==> flow/design.v <==
`timescale 1ns/1ps
module fir(
	input			clk_100k,
	input			rst_n,
	input 	signed [8:0]	samp_in,
	output 	signed [8:0]	fir_out	
);
wire	signed [15:0]	b[0:20];
reg	signed [8:0]	samp[0:20]; 
wire signed [24:0]	mult[0:20];
wire signed [33:0]	sum;
assign b[0] = 16'h0312;
assign b[1] = 16'h03F8;
assign b[2] = 16'h0694;
assign b[3] = 16'h0AAD;
assign b[4] = 16'h0FE6;
assign b[5] = 16'h15BC;
assign b[6] = 16'h1B9F;
assign b[7] = 16'h20F9;
assign b[8] = 16'h2539;
assign b[9] = 16'h27F6;
assign b[10] = 16'h28E9;
assign b[11] = 16'h27F6;
assign b[12] = 16'h2539;
assign b[13] = 16'h20F9;
assign b[14] = 16'h1B9F;
assign b[15] = 16'h15BC;
assign b[16] = 16'h0FE6;
assign b[17] = 16'h0AAD;
assign b[18] = 16'h0694;
assign b[19] = 16'h03F8;
assign b[20] = 16'h0312;
integer i;
always @(posedge clk_100k or negedge rst_n) begin
	if(!rst_n) begin
		for(i=20;i>=0;i=i-1)begin
			samp[i] <= 0;
		end
	end
	else begin  
		for(i=20;i>0;i=i-1)begin
			samp[i] <= samp[i-1];
		end
		samp[0] <= samp_in;
	end
end
genvar j;
for(j=0;j<=20;j=j+1)begin
	assign mult[j] = $signed(samp[j])*$signed(b[j]);
end
assign sum = mult[0]+mult[1]+mult[2]+mult[3]+mult[4]+mult[5]+mult[6]+mult[7]+mult[8]+mult[9]+mult[10]+mult[11]+mult[12]+mult[13]+mult[14]+mult[15]+mult[16]+mult[17]+mult[18]+mult[19]+mult[20];
assign fir_out = sum[24:16];
endmodule
Reports on fir

Tool output for the design above, in the order of the flow.
Line numbers count from 1 in the design file above.
Operators carry their Yosys type and port widths (W data, S select, Z words).
Library cell names are shortened.
The mark n/a stands for no value.

Top: fir
Clock: clk_100k
Cell library: sky130hd
Library corner: tt_025C_1v80

After elaboration

Counts by Yosys on the flattened word-level netlist (proc, flatten, opt, wreduce). Print and check cells are left out. Cells with the same type and inputs are merged into one.

Bits in registers: 189
Elaborated cells: 62
Output and inout bits: 9

Add/subtract/negate cells: 20
$mul: 21

Operators by type and width:

| kind                    | number |
| $mul A9 B15 Y24 const B | 5 |
| $mul A9 B14 Y23 const B | 4 |
| $mul A9 B12 Y21 const B | 4 |
| $mul A9 B10 Y19 const B | 4 |
| $mul A9 B13 Y22 const B | 2 |
| $mul A9 B8 Y17 const B  | 2 |
| $add A25 B24 Y25        | 7 |
| $add A25 B23 Y25        | 3 |
| $add A25 B22 Y25        | 2 |
| $add A24 B23 Y25        | 1 |
| $add A25 B20 Y25        | 1 |
| $add A25 B21 Y25        | 1 |
| $add A25 B25 Y25        | 1 |
| $add A23 B22 Y24        | 1 |
| $add A22 B22 Y23        | 1 |
| $add A21 B21 Y22        | 1 |
| $add A20 B20 Y21        | 1 |

Depth

Longest topological path by Yosys (ltp), each cell counted once; first at word level (registers and memories cut), then after technology mapping (sequential cells cut; the memories' decode and read muxes count).

Word-level depth: 21
ABC_AREA: 0
Mapped depth: 43
Mapped depth without buffers: 43

Netlist

The flow's flattened synthesis, as Yosys stat reports it; memories are mapped. The netlist is that of the ABC_AREA named above (0 if unset); the other value can give another one.
Totals and module areas in this step are rounded.

Flip-flops: 189
Mapped area: 53600 um^2
Cells in the netlist: 4978

Cells by type:

| cell type | number | total area (um^2) |
| fa_1      | 1108   | 2.22E+04 |
| ha_1      | 1175   | 14701.6 |
| inv_1     | 1579   | 5.93E+03 |
| dfrtp_1   | 189    | 4.73E+03 |
| xnor2_1   | 118    | 1.03E+03 |
| xor2_1    | 87     | 761.981 |
| a21oi_1   | 127    | 635.61 |
| a21o_1    | 58     | 435.418 |
| nor2_1    | 85     | 319.056 |
| o21ai_0   | 54     | 270.259 |
| o21a_1    | 30     | 225.216 |
| nand2_1   | 58     | 217.709 |
| or2_2     | 27     | 168.912 |
| a211oi_1  | 18     | 135.13 |
| o21bai_1  | 18     | 135.13 |
| nand2b_1  | 21     | 131.376 |
| nand3_1   | 26     | 130.125 |
| nor2b_1   | 20     | 125.12 |

Other cell types: 53; their cells: 180.

Worst setup path after synthesis

Path of least setup slack by OpenSTA after synthesis, without wires, with an ideal clock, recovery checks aside; 20% of the period is set as input and as output delay. Where synthesis merged equal registers, the netlist keeps one of their names.

Kind: reg-to-output
Start: register samp[9][0]
End: output port fir_out[8]
Setup slack: 1.268 ns
Stages: 42
Required time: 12.800 ns
Period: 16.0 ns
Arrival time: 11.532 ns
Delay of the path: 11.532 ns
Synthesis period reached: 14.732 ns

"delay of the path" is the arrival time less input delay plus setup time.
A path that ends at an output port has no setup time.
"stages" counts driving pins, that of a launching flip-flop among them; a cell with two outputs on the path counts twice.
"synthesis period reached" = period - worst setup slack (recovery checks aside). The figure is calculated, with input and output delays left at 20% of the set period.
The rows between start and end are the longest chain of elaborated cells between them; the timing report does not say that the signal goes this way. Where chains are equally long, one stands for them.
A line is the first line of the expression or statement that the cell stems from. Yosys adds cells for indexed reads and writes and turns some case tables into memories.

Cell sequence: dfrtp_1 > fa_1 > fa_1 > ha_1 > inv_1 > fa_1 > inv_1 > ha_1 > ha_1 > fa_1 > a21o_1 > a21oi_1 > o21bai_1 > a31o_2 > a21oi_1 > nor4bb_1 > a211oi_1 > fa_1 > [6 not listed] > fa_1 > inv_1 > fa_1 > fa_1 > inv_1 > fa_1 > inv_1 > fa_1 > inv_1 > fa_1 > ha_1 > ha_1 > a21o_1 > a21o_1 > a211o_1 > a41oi_1 > o21ai_1 > xnor2_1
Cells in the longest elaborated chain: 13
Elaborated cells on any way between the ends: 13
RTL lines with such cells: 2
Those cells by class: add/sub (12); mul (1)

Ends and longest elaborated chain, after synthesis:

| what                          | RTL line | text |
| start: declaration            | 9        | `reg signed [8:0] samp[0:20];` |
| start: assignment             | 37       | `samp[i] <= 0;` |
| start: assignment             | 42       | `samp[i] <= samp[i-1];` |
| $mul A9 B14 Y23               | 49       | `assign mult[j] = $signed(samp[j])*$signed(b[j]);` |
| $add A25 B24 Y25 (5 in a row) | 51       | `assign sum = mult[0]+mult[1]+mult[2]+mult[3]+mult[4]+mult[5]+mult[6]+mult[7]+mult[8]+mult[9]+mult[10]+mult[11] ...` |
| $add A25 B23 Y25 (2 in a row) | 51       |  |
| $add A25 B22 Y25 (2 in a row) | 51       |  |
| $add A25 B21 Y25              | 51       |  |
| $add A25 B20 Y25              | 51       |  |
| $add A25 B25 Y25              | 51       |  |
| end: declaration              | 6        | `output signed [8:0] fir_out` |

Timing after layout

Path of least setup slack in the final report of flow run 1 (OpenROAD, finished layout, wires in). Where an end is a register, its clock arrival counts in the times.

Kind: reg-to-output
Start: register samp[9][1]
End: output port fir_out[7]
Required time: 12.80 ns
Period: 16.0 ns
Setup slack: 0.20 ns
Stages: 41
Arrival time: 12.60 ns

The rows between start and end are the longest chain of elaborated cells between them; the timing report does not say that the signal goes this way. Where chains are equally long, one stands for them.

Cell sequence: dfrtp_2 > fa_2 > fa_1 > fa_1 > inv_1 > fa_1 > inv_1 > fa_1 > ha_4 > a21oi_4 > o21bai_4 > a31o_4 > a21oi_4 > xor2_2 > fa_1 > inv_2 > fa_2 > inv_2 > [5 not listed] > fa_2 > fa_2 > fa_1 > fa_1 > inv_2 > fa_1 > ha_1 > ha_1 > nand4_1 > a211oi_2 > a21oi_2 > o22ai_2 > buf_6 > a41oi_4 > buf_12 > o21bai_4 > xor2_4 > buf_6
Cells in the longest elaborated chain: 13
Elaborated cells on any way between the ends: 13
RTL lines with such cells: 2
Those cells by class: add/sub (12); mul (1)

Ends and longest elaborated chain, after layout:

| what                          | RTL line | text |
| start: declaration            | 9        | `reg signed [8:0] samp[0:20];` |
| start: assignment             | 37       | `samp[i] <= 0;` |
| start: assignment             | 42       | `samp[i] <= samp[i-1];` |
| $mul A9 B14 Y23               | 49       | `assign mult[j] = $signed(samp[j])*$signed(b[j]);` |
| $add A25 B24 Y25 (5 in a row) | 51       | `assign sum = mult[0]+mult[1]+mult[2]+mult[3]+mult[4]+mult[5]+mult[6]+mult[7]+mult[8]+mult[9]+mult[10]+mult[11] ...` |
| $add A25 B23 Y25 (2 in a row) | 51       |  |
| $add A25 B22 Y25 (2 in a row) | 51       |  |
| $add A25 B21 Y25              | 51       |  |
| $add A25 B20 Y25              | 51       |  |
| $add A25 B25 Y25              | 51       |  |
| end: declaration              | 6        | `output signed [8:0] fir_out` |

fir through Yosys and OpenROAD on sky130hd: 4 stored runs, unordered, with their settings and measured results. The constraints put input and output delay at 20% of the set period each and load the outputs with 0.01 pF.
"achieved clock period" = clock period - worst setup slack. The figure is calculated, with input and output delays left at 20% of the set period.
The measured numbers are rounded.
Settings: n/a = not set for that run.
Results: n/a = not shown.

| setting or result                         | flow run 1 | flow run 2 | flow run 3 | flow run 4 |
| CAP_MARGIN                                | 5          | 5          | 20         | 20         |
| CORE_MARGIN                               | 9          | 3          | 9          | 8          |
| CORE_UTILIZATION                          | 21         | 29         | 34         | 72         |
| GPL_ROUTABILITY_DRIVEN                    | 0          | 0          | n/a        | 1          |
| GPL_TIMING_DRIVEN                         | 0          | 1          | n/a        | n/a        |
| MIN_ROUTING_LAYER                         | met2       | met2       | met1       | met2       |
| SETUP_SLACK_MARGIN                        | 2.64       | 1.01       | 2.7        | n/a        |
| period_ns                                 | 16.0       | 16.0       | 9.65       | 10.1       |
| SLEW_MARGIN                               | 20         | 5          | 20         | 20         |
| MAX_ROUTING_LAYER                         | n/a        | met5       | n/a        | met4       |
| ABC_AREA                                  | n/a        | n/a        | 0          | n/a        |
| CELL_PAD_IN_SITES_DETAIL_PLACEMENT        | n/a        | n/a        | 0          | 2          |
| CTS_CLUSTER_DIAMETER                      | n/a        | n/a        | 83         | 52         |
| PLACE_DENSITY_LB_ADDON                    | n/a        | n/a        | 0.14       | 0.21       |
| CELL_PAD_IN_SITES_GLOBAL_PLACEMENT        | n/a        | n/a        | n/a        | 2          |
| CORE_ASPECT_RATIO                         | n/a        | n/a        | n/a        | 0.6        |
| TNS_END_PERCENT                           | n/a        | n/a        | n/a        | 35         |
| achieved clock period (ns)                | 15.798     | 15.874     | 14.162     | n/a        |
| worst setup slack after layout (ns)       | 0.202      | 0.126      | -4.51      | n/a        |
| cell area after synthesis (um^2)          | 53600      | 53600      | 53600      | n/a        |
| total negative slack on setup checks (ns) | 0.000      | 0.000      | -40.1      | n/a        |
| total die area (um^2)                     | 274000     | 190000     | 172000     | n/a        |
| worst hold slack after layout (ns)        | 0.463      | 0.460      | 0.522      | n/a        |
| standard-cell area after layout (um^2)    | 60900      | 59300      | 65900      | n/a        |

Flow run 4: no results, placement failed with FLW-0024
